==> flow/design.v <==
module dummydecoder(
    input [31:0] instr,       
    output reg [5:0] op,      
    output reg [4:0] rs1,     
    output reg [4:0] rs2,     
    output reg [4:0] rd,      
    input  [31:0] r_rv2,      
    output reg [31:0] rv2,    
    output reg we             
);
    always @* begin
        case({instr[14:12], instr[6:0]})
            10'b0000010011 : begin op = 0; rv2 = {{20{instr[31]}},instr[31:20]}; we = 1;end			 
            10'b0100010011 : begin op = 1; rv2 = {{20{instr[31]}},instr[31:20]}; we = 1;end			 
            10'b0110010011 : begin op = 2; rv2 = {{20{instr[31]}},instr[31:20]}; we = 1;end			 
            10'b1000010011 : begin op = 3; rv2 = {{20{instr[31]}},instr[31:20]}; we = 1;end			 
            10'b1100010011 : begin op = 4; rv2 = {{20{instr[31]}},instr[31:20]}; we = 1;end			 
            10'b1110010011 : begin op = 5; rv2 = {{20{instr[31]}},instr[31:20]}; we = 1;end			 
            10'b0010010011 : begin op = 6; rv2 = {{20{instr[31]}},instr[31:20]}; we = 1;end			 
            10'b1010010011 : begin op = instr[30] ? 8 : 7;  rv2 = instr[24:20]; we = 1;end	 
            10'b0000110011 : begin op = instr[30] ? 10 : 9; rv2 = r_rv2; we = 1;end	 
		    10'b0010110011 : begin op = 11; rv2 = r_rv2; we = 1;end			    
		    10'b0100110011 : begin op = 12; rv2 = r_rv2; we = 1;end			    
		    10'b0110110011 : begin op = 13; rv2 = r_rv2; we = 1;end			    
		    10'b1000110011 : begin op = 14; rv2 = r_rv2; we = 1;end			    
            10'b1010110011 : begin op = instr[30] ? 16 : 15; rv2 = r_rv2; we = 1;end	 
		    10'b1100110011 : begin op = 17; rv2 = r_rv2; we = 1;end			    
		    10'b1110110011 : begin op = 18; rv2 = r_rv2; we = 1;end			    
            10'b0000000011 : begin op = 19; rv2 = r_rv2; we = 1;end             
            10'b0010000011 : begin op = 20; rv2 = r_rv2; we = 1;end             
            10'b0100000011 : begin op = 21; rv2 = r_rv2; we = 1;end             
            10'b1000000011 : begin op = 22; rv2 = r_rv2; we = 1;end             
            10'b1010000011 : begin op = 23; rv2 = r_rv2; we = 1;end             
            10'b0000100011 : begin op = 24; rv2 = r_rv2; we = 0;end             
            10'b0010100011 : begin op = 25; rv2 = r_rv2; we = 0;end             
            10'b0100100011 : begin op = 26; rv2 = r_rv2; we = 0;end             
            10'b0001100011 : begin op = 31; rv2 = r_rv2; we = 0;end             
            10'b0011100011 : begin op = 32; rv2 = r_rv2; we = 0;end             
            10'b1001100011 : begin op = 33; rv2 = r_rv2; we = 0;end             
            10'b1011100011 : begin op = 34; rv2 = r_rv2; we = 0;end             
            10'b1101100011 : begin op = 35; rv2 = r_rv2; we = 0;end             
            10'b1111100011 : begin op = 36; rv2 = r_rv2; we = 0;end             
            10'b0001100111 : begin op = 30; rv2 = r_rv2; we = 1;end             
            default:begin
                 case (instr[6:0])
            7'b1101111 : begin op = 29; rv2 = r_rv2; we = 1;end             
            7'b0110111 : begin op = 27; rv2 = r_rv2; we = 1;end             
            7'b0010111 : begin op = 28; rv2 = r_rv2; we = 1;end             
                     default:begin op = 0; we = 0;rv2=r_rv2; end
        endcase
            end
	endcase
     rs1 = instr [19:15];
     rs2 = instr [24:20];
     rd  = instr [11:7];
    end
endmodule
module alu32(
    input [5:0] op,       
    input [31:0] rv1,     
    input [31:0] rv2,     
    output reg [31:0] rvout,   
    input [31:0] drdata,
    output reg [31:0] dwdata,
    output reg [3:0] dwe,
    input [31:0] daddr,
    input [31:0] iaddr,
    input [31:0] instr
);
    always @* begin
        case(op)
            0 : begin rvout = rv1 + rv2; dwe = 0; dwdata = 0; end   
            1 : begin rvout = $signed(rv1) < $signed(rv2); dwe = 0; dwdata = 0;end  
            2 : begin rvout = rv1 < rv2; dwe = 0; dwdata = 0;end  
            3 : begin rvout = rv1 ^ rv2; dwe = 0; dwdata = 0;end  
            4 : begin rvout = rv1 | rv2; dwe = 0; dwdata = 0;end  
            5 : begin rvout = rv1 & rv2; dwe = 0; dwdata = 0;end  
            6 : begin rvout = rv1 << rv2[4:0]; dwe = 0; dwdata = 0;end  
            7 : begin rvout = rv1 >> rv2[4:0]; dwe = 0; dwdata = 0;end  
            8 : begin rvout = $signed(rv1) >>> rv2[4:0]; dwe = 0; dwdata = 0;end  
            9 : begin rvout = rv1 + rv2; dwe = 0; dwdata = 0;end  
            10: begin rvout = rv1 - rv2; dwe = 0; dwdata = 0;end  
            11: begin rvout = rv1 << rv2[4:0]; dwe = 0; dwdata = 0;end  
            12: begin rvout = $signed(rv1) < $signed(rv2); dwe = 0; dwdata = 0;end  
            13: begin rvout = rv1 < rv2; dwe = 0; dwdata = 0;end  
            14: begin rvout = rv1 ^ rv2; dwe = 0; dwdata = 0;end  
            15: begin rvout = rv1 >> rv2[4:0]; dwe = 0; dwdata = 0;end  
            16: begin rvout = $signed(rv1) >>> rv2[4:0]; dwe = 0; dwdata = 0;end  
            17: begin rvout = rv1 | rv2; dwe = 0; dwdata = 0;end  
            18: begin rvout = rv1 & rv2; dwe = 0; dwdata = 0;end  
            19 : begin dwe = 0;dwdata = 0;            
            case (daddr[1:0])
                2'b00: rvout = {{24{drdata[7]}}, drdata[7:0]};    
                2'b01: rvout = {{24{drdata[15]}}, drdata[15:8]};  
                2'b10: rvout = {{24{drdata[23]}}, drdata[23:16]};
                2'b11: rvout = {{24{drdata[31]}}, drdata[31:24]};
                default : rvout = {{24{drdata[7]}}, drdata[7:0]};
            endcase
                end                                                      
            20 : begin  dwe = 0; dwdata = 0;
                case (daddr[1:0])
                    2'b00: rvout = {{16{drdata[15]}}, drdata[15:0]};
                    2'b10: rvout = {{16{drdata[31]}}, drdata[31:16]};
                    default : rvout = {{16{drdata[15]}}, drdata[15:0]};
                endcase
                end                                                      
            21 : begin rvout = drdata; dwe = 0; dwdata = 0; end                          
            22 : begin dwe = 0;dwdata = 0; 
                case (daddr[1:0])
                    2'b00: rvout = {{24{1'b0}}, drdata[7:0]};
                    2'b01: rvout = {{24{1'b0}}, drdata[15:8]};
                    2'b10: rvout = {{24{1'b0}}, drdata[23:16]};
                    2'b11: rvout = {{24{1'b0}}, drdata[31:24]};
                    default : rvout = {{24{1'b0}}, drdata[7:0]};
                endcase
                end                                                      
            23 : begin dwe = 0; dwdata = 0; 
                case (daddr[1:0])
                    2'b00: rvout = {{16{1'b0}}, drdata[15:0]};
                    2'b10: rvout = {{16{1'b0}}, drdata[31:16]};
                    default : rvout = {{16{1'b0}}, drdata[15:0]};
                endcase
                end                                                     
            24 : begin dwdata = {4{rv2[7:0]}}; rvout = 0;
                case(daddr[1:0])
                    2'b00: dwe = 4'b0001;         
                    2'b01: dwe = 4'b0010;         
                    2'b10: dwe = 4'b0100;         
                    2'b11: dwe = 4'b1000;         
                    default : dwe = 4'b0001; 
                endcase 
            end                                                             
            25 : begin dwdata = {2{rv2[15:0]}}; rvout = 0;
                case(daddr[1:0])
                    2'b00: dwe = 4'b0011;        
                    2'b10: dwe = 4'b1100;
                    default : dwe = 4'b0011;
                endcase
            end                                                              
            26 : begin dwdata = rv2; dwe = 4'b1111; rvout = 0; end                      
            27: begin rvout = {instr[31:12],{12{1'b0}}}; dwe = 0; dwdata = 0;end  
            28: begin rvout = iaddr + {instr[31:12],{12{1'b0}}}; dwe = 0; dwdata = 0;end  
            29: begin rvout = iaddr +4; dwe = 0; dwdata = 0;end  
            30: begin rvout = iaddr +4; dwe = 0; dwdata = 0;end  
            31: begin dwe = 0; dwdata = 0; rvout = 0; end       
            32: begin dwe = 0; rvout = 0; dwdata = 0; end  
            33: begin dwe = 0; rvout = 0; dwdata = 0; end  
            34: begin dwe = 0; rvout = 0; dwdata = 0; end  
            35: begin dwe = 0; rvout = 0; dwdata = 0; end  
            36: begin dwe = 0; rvout = 0; dwdata = 0; end  
            default : begin rvout =0; dwe = 0; dwdata = 0; end 
        endcase
    end
endmodule
module regfile(
    input [4:0] rs1,      
    input [4:0] rs2,      
    input [4:0] rd,       
    input we,             
    input [31:0] wdata,   
    output reg [31:0] rv1,    
    output reg [31:0] rv2,    
    input clk,             
    input [5:0] op,
    input [31:0] instr,
    output reg [31:0] daddr,
    input [31:0] iaddr
);
    reg [31:0] memory [0:31];
    always @* begin
        rv1 = (rs1 == 0) ? 32'd0 : memory[rs1];
        rv2 = (rs2 == 0) ? 32'd0 : memory[rs2];
        case(op)
            19,20,21,22,
            23: daddr = rv1 + {{20{instr[31]}},instr[31:20]};
            24,25,
            26: daddr = rv1 + {{ 20{instr[31]}},instr[31:25],instr[11:7]};
            default : daddr = 0;   
        endcase 
    end
    always @(posedge clk) begin   
        if(we == 1 & rd!= 0) begin
            memory[rd] <= wdata;
         end
    end
endmodule
module cpu (
    input clk, 
    input reset,
    output reg [31:0] iaddr,
    input [31:0] idata,
    output reg [31:0] daddr,
    input [31:0] drdata,
    output reg [31:0] dwdata,
    output reg [3:0] dwe
);
    wire [31:0] daddr1, dwdata1;  
    wire [3:0] dwe1;
    wire [5:0] op;
    wire [31:0] rv1, rv2, rvout, r_rv2, wdata;
    wire [4:0] rs1, rs2, rd;
    wire we;
    alu32 u1(
        .op(op),
        .rv1(rv1),            
        .rv2(rv2),
        .rvout(rvout),
        .drdata(drdata),      
        .dwdata(dwdata1),     
        .dwe(dwe1),
        .daddr(daddr1),
        .iaddr(iaddr),
        .instr(idata)
    );
    regfile u2(
        .rs1(rs1),
        .rs2(rs2),
        .rd(rd),
        .we(we),
        .wdata(rvout),
        .rv1(rv1),
        .rv2(r_rv2),
        .clk(clk),
        .op(op),
        .instr(idata),
        .daddr(daddr1)
    );
    dummydecoder u3(
        .instr(idata),
        .op(op),
        .rs1(rs1),
        .rs2(rs2),
        .rd(rd),
        .r_rv2(r_rv2),
        .rv2(rv2),
        .we(we)
    );
    always @* begin
        if (reset) begin
           daddr = 0;
           dwdata = 0;
           dwe = 0;
        end
        else begin
           daddr = daddr1;
           dwdata = dwdata1;
           dwe = dwe1;
        end
    end
    wire [31:0] imm_j = {{12{idata[31]}},idata[19:12],idata[20],idata[30:21],1'b0};
    wire [31:0] imm_b = {{20{idata[31]}},idata[7],idata[30:25],idata[11:8],1'b0};
    wire [31:0] jalr_t = rv1 + {{20{idata[31]}},idata[31:20]};
    reg  [31:0] pc_next;
    always @* begin  
        case(op)
            29 : pc_next = iaddr + imm_j;  
            30 : pc_next = {jalr_t[31:1], 1'b0};  
            31 : pc_next = (rv1 == rv2) ? iaddr + imm_b : iaddr + 4;  
            32 : pc_next = (rv1 != rv2) ? iaddr + imm_b : iaddr + 4;  
            33 : pc_next = ($signed(rv1) < $signed(rv2)) ? iaddr + imm_b : iaddr + 4;  
            34 : pc_next = ($signed(rv1) >= $signed(rv2)) ? iaddr + imm_b : iaddr + 4;  
            35 : pc_next = (rv1 < rv2) ? iaddr + imm_b : iaddr + 4;  
            36 : pc_next = (rv1 >= rv2) ? iaddr + imm_b : iaddr + 4;  
            default : pc_next = iaddr + 4;
        endcase
    end       
    always @(posedge clk) begin  
        if (reset) begin
            iaddr <= 0;
        end else begin
            iaddr <= pc_next;
        end
    end
endmodule
## Step by step through the tools: cpu

The steps from the RTL of cpu to its reports follow in flow order.
Line numbers count from 1 in the design file above.
Operators carry their Yosys type and port widths (W data, S select, Z words).
Library cell names are shortened.
Not given: --

| inputs | value |
|---|---|
| top | cpu |
| clock input | clk |
| cell library | sky130hd |
| timing corner | tt_025C_1v80 |

## Word-level counts

Yosys after proc, flatten, opt, wreduce and memory -nomap, before mapping. Enables and synchronous resets that opt folds into registers are not counted as muxes. Memory bits, and registers merged into a memory's read port (data or address), are not among the register bits. Print and check cells are not counted.
Memory sizes are those after Yosys's memory passes, which may raise the word count (mostly to a power of two), join words into wider ones and drop unused or constant bits.

| bit counts | value |
|---|---|
| register bits after elaboration | 32 |
| bits in writable memories | 1,024 |
| memories | 1 |

Memory list:

| memory | depth | width | read ports | wr ports | line | text |
|---|---|---|---|---|---|---|
| u2.memory | 32 | 32 | 2 | 1 | 169 | `reg [31:0] memory [0:31];` |

| cells by class | value |
|---|---|
| add/sub/neg operators | 8 |
| magnitude comparators | 6 |
| eq/ne operators | 75 |
| shift operators | 3 |
| mux-type cells | 33 |
| bitwise gates (word level) | 4 |
| reduce/logical cells | 21 |

Operator list:

| kind | count |
|---|---|
| $pmux W32 S18 | 1 |
| $mux W32 | 12 |
| $pmux W32 S8 | 1 |
| $pmux W32 S4 | 2 |
| $add A32 B32 Y32 | 6 |
| $pmux W6 S31 | 1 |
| $eq A10 B10 Y1 const B | 14 |
| $lt A32 B32 Y1 | 4 |
| $pmux W32 S2 | 2 |
| $eq A6 B5 Y1 const B | 16 |
| $pmux W32 S3 | 1 |
| $ge A32 B32 Y1 | 2 |
| $eq A10 B9 Y1 const B | 6 |
| $eq A10 B8 Y1 const B | 5 |
| $eq A6 B4 Y1 const B | 8 |
| $add A32 B3 Y32 const B | 1 |
| $sub A32 B32 Y32 | 1 |
| $eq A32 B32 Y1 | 1 |
| $ne A32 B32 Y1 | 1 |
| $and A32 B32 Y32 | 1 |
| $or A32 B32 Y32 | 1 |
| $xor A32 B32 Y32 | 1 |
| $shl A32 B5 Y32 | 1 |
| $shr A32 B5 Y32 | 1 |
| $sshr A32 B5 Y32 | 1 |
| $eq A6 B6 Y1 const B | 5 |
| $eq A6 B3 Y1 const B | 4 |
| $reduce_or A22 Y1 | 1 |

Other operator kinds: 30; their cells: 49.

## Longest topological paths

Depth = most cells in a row (Yosys ltp): at word level without a register or memory, in the mapped netlist without a sequential cell, where the memories' decode and read muxes count.

| depth | value |
|---|---|
| depth after elaboration | 10 |
| ABC_AREA | 1 |
| gate-level depth with buffers | 36 |

## Netlist

Yosys stat after the flow's synthesis: flattened, memories mapped to cells. It holds for the ABC_AREA given above (unset counts as 0); a run with the other value may have another netlist.

| synthesis totals | value |
|---|---|
| cells in the netlist | 9,819 |
| chip area (Yosys) | 73,904.6 um^2 |
| area of sequential cells | 31,370.1 um^2 |
| flip-flops | 1,055 |

Cell types:

| cell type | count | area in all (um^2) |
|---|---|---|
| edfxtp_1 | 1,024 | 3.07E+04 |
| nand2_1 | 2,313 | 8.68E+03 |
| nand3_1 | 1,140 | 5.71E+03 |
| o21ai_0 | 952 | 4,764.57 |
| a21oi_1 | 808 | 4.04E+03 |
| inv_1 | 915 | 3.43E+03 |
| nor2_1 | 748 | 2.81E+03 |
| o211ai_1 | 368 | 2,762.65 |
| ha_1 | 188 | 2.35E+03 |
| buf_2 | 245 | 1.23E+03 |
| clkbuf_1 | 259 | 972.182 |
| xor2_1 | 93 | 814.531 |
| dfxtp_1 | 31 | 620.595 |
| nand4_1 | 88 | 550.528 |
| o22ai_1 | 66 | 412.896 |
| a22oi_1 | 54 | 405.389 |
| or2_2 | 48 | 300.288 |
| nor3_1 | 51 | 255.245 |

Other cell types: 51; their cells: 428.

## Worst setup path after synthesis

OpenSTA on the mapped netlist: ideal clock, no wires. The path of least setup slack (recovery checks aside). Input and output delay are each 20% of the period. Register names are those of the netlist, which keeps one name where synthesis merged equal registers.

| path after synthesis | value |
|---|---|
| path kind | input to output |
| start | input idata[16] |
| end | output daddr[20] |
| clock period | 11.0 ns |
| time at the first pin | 2.200 ns |
| data arrival time | 5.794 ns |
| slack | 3.006 ns |
| delay of the path | 3.594 ns |
| driving pins on the path | 24 |
| synthesis period reached | 7.994 ns |

"delay of the path" = arrival - input delay + setup time.
At an output port there is no setup time.
"driving pins on the path" counts driving pins, that of a launching flip-flop among them; a cell with two outputs on the path counts twice.
"synthesis period reached" is the clock period less the worst setup slack; recovery checks do not enter. This is arithmetic on one report: input and output delays are still those of the set period (20% each).
Between the ends stands the longest chain of elaborated cells between them, by number of cells; it is not shown to be the way that was timed. Of several equally long chains one is given.
Each line given opens the expression or statement behind the cell; cells for indexed reads and writes are added by Yosys, which also makes memories of some case tables.
The chain passes a memory read, where the word-level depth is cut; so it can be longer than that depth.

| on the way, after synthesis | value |
|---|---|
| cells stage by stage | buf_2 buf_2 buf_2 clkbuf_1 o21ai_0 o22ai_1 nand2_1 nand3_1 nand3_1 inv_1 ha_1 inv_1 fa_1 nor2_1 o21ai_0 nand2_1 nand2_1 nand2_1 a21oi_1 o21ai_0 a21oi_1 o21ai_0 xor2_1 o21ai_0 |
| cells in the longest elaborated chain | 5 |
| elaborated cells between the ends (all ways) | 7 |
| classes of those cells | 2 x add/sub; 3 x mux; 1 x reduce/logical; 1 x memory |

Ends and longest elaborated chain, after synthesis:

| element | line | text |
|---|---|---|
| start: declaration | 191 | `input [31:0] idata,` |
| $mem_v2 Z32 W32 | 169 | `reg [31:0] memory [0:31];` |
| $mux W32 | 171 | `rv1 = (rs1 == 0) ? 32'd0 : memory[rs1];` |
| $add A32 B32 Y32 | 177 | `26: daddr = rv1 + {{ 20{instr[31]}},instr[31:25],instr[11:7]};` |
| $pmux W32 S2 | 173 | `case(op)` |
| $mux W32 | 239 | `if (reset) begin` |
| end: declaration | 192 | `output reg [31:0] daddr,` |

## Path in the finished layout

From the final timing report of stored run 2: the path of least setup slack in the routed layout; clock arrival at registers is part of the times.

| path after layout | value |
|---|---|
| path kind | input to output |
| start | input idata[18] |
| end | output daddr[29] |
| clock period | 9.37 ns |
| time at the first pin | 1.87 ns |
| data arrival time | 7.39 ns |
| slack | 0.10 ns |
| driving pins on the path | 22 |

Between the ends stands the longest chain of elaborated cells between them, by number of cells; it is not shown to be the way that was timed. Of several equally long chains one is given.
The chain passes a memory read, where the word-level depth is cut; so it can be longer than that depth.

| on the way, after layout | value |
|---|---|
| cells stage by stage | buf_4 inv_1 nand2_1 nor2_4 buf_4 nand2_1 o211ai_1 nor2_1 nand2_1 nand3_1 inv_1 ha_1 nand2_1 inv_1 a21oi_1 nor3_1 nor4_1 nand2_1 xor2_1 o21ai_0 buf_4 clkdlybuf4s50_1 |
| cells in the longest elaborated chain | 5 |
| elaborated cells between the ends (all ways) | 7 |
| classes of those cells | 2 x add/sub; 3 x mux; 1 x reduce/logical; 1 x memory |

Ends and longest elaborated chain, after layout:

| element | line | text |
|---|---|---|
| start: declaration | 191 | `input [31:0] idata,` |
| $mem_v2 Z32 W32 | 169 | `reg [31:0] memory [0:31];` |
| $mux W32 | 171 | `rv1 = (rs1 == 0) ? 32'd0 : memory[rs1];` |
| $add A32 B32 Y32 | 177 | `26: daddr = rv1 + {{ 20{instr[31]}},instr[31:25],instr[11:7]};` |
| $pmux W32 S2 | 173 | `case(op)` |
| $mux W32 | 239 | `if (reset) begin` |
| end: declaration | 192 | `output reg [31:0] daddr,` |

Below are 4 stored runs of the flow (Yosys, OpenROAD; platform sky130hd) on cpu, each with its settings and what was measured, unordered. Constraints: input delay and output delay 20% of the set period each, output load 0.01 pF.
"total power after layout" rests on the timing tool's default activity at the inputs, not on a simulated workload.

#### Stored run 1

| setting | value |
|---|---|
| ABC_AREA | `1` |
| CAP_MARGIN | `5` |
| CELL_PAD_IN_SITES_DETAIL_PLACEMENT | `2` |
| CELL_PAD_IN_SITES_GLOBAL_PLACEMENT | `1` |
| CORE_MARGIN | `2` |
| CORE_UTILIZATION | `70` |
| CTS_CLUSTER_DIAMETER | `318` |
| CTS_CLUSTER_SIZE | `37` |
| MAX_ROUTING_LAYER | `met4` |
| MIN_ROUTING_LAYER | `met2` |
| PLACE_DENSITY | `0.91` |
| SETUP_SLACK_MARGIN | `1.34` |
| TNS_END_PERCENT | `75` |
| period_ns | `7.28` |
| SLEW_MARGIN | `20` |

Unfinished; error GPL-0301 in placement.

#### Stored run 2

| setting | value |
|---|---|
| ABC_AREA | `1` |
| CAP_MARGIN | `10` |
| CORE_ASPECT_RATIO | `0.89` |
| CORE_MARGIN | `7` |
| CORE_UTILIZATION | `43` |
| CTS_CLUSTER_SIZE | `78` |
| GPL_ROUTABILITY_DRIVEN | `1` |
| MAX_ROUTING_LAYER | `met5` |
| MIN_ROUTING_LAYER | `met1` |
| PLACE_DENSITY | `0.59` |
| SLEW_MARGIN | `35` |
| TNS_END_PERCENT | `5` |
| period_ns | `9.37` |

| result | value |
|---|---|
| mapped cell area after synthesis | 73,904.6 um^2 |
| die footprint | 183,695.0 um^2 |
| post-route utilization | 48.8 % |
| setup slack of the worst path | 0.105 ns |
| total power after layout | 0.015008 W |

#### Stored run 3

| setting | value |
|---|---|
| ABC_AREA | `1` |
| CAP_MARGIN | `5` |
| CELL_PAD_IN_SITES_DETAIL_PLACEMENT | `2` |
| CELL_PAD_IN_SITES_GLOBAL_PLACEMENT | `1` |
| CORE_MARGIN | `2` |
| CORE_UTILIZATION | `57` |
| CTS_CLUSTER_DIAMETER | `151` |
| CTS_CLUSTER_SIZE | `37` |
| MAX_ROUTING_LAYER | `met4` |
| MIN_ROUTING_LAYER | `met2` |
| PLACE_DENSITY_LB_ADDON | `0.01` |
| SETUP_SLACK_MARGIN | `1.34` |
| SLEW_MARGIN | `10` |
| TNS_END_PERCENT | `75` |
| period_ns | `11.0` |

Unfinished; error DPL-0033 in placement.

#### Stored run 4

| setting | value |
|---|---|
| CAP_MARGIN | `0` |
| CELL_PAD_IN_SITES_GLOBAL_PLACEMENT | `0` |
| CORE_MARGIN | `6` |
| CORE_UTILIZATION | `50` |
| CTS_CLUSTER_DIAMETER | `229` |
| HOLD_SLACK_MARGIN | `0.18` |
| MAX_ROUTING_LAYER | `met4` |
| PLACE_DENSITY | `0.9` |
| SLEW_MARGIN | `35` |
| TNS_END_PERCENT | `80` |
| period_ns | `7.99` |

| result | value |
|---|---|
| mapped cell area after synthesis | 67,180.7 um^2 |
| die footprint | 143,304.0 um^2 |
| post-route utilization | 62.2 % |
| setup slack of the worst path | -0.269 ns |
| total power after layout | 0.018112 W |
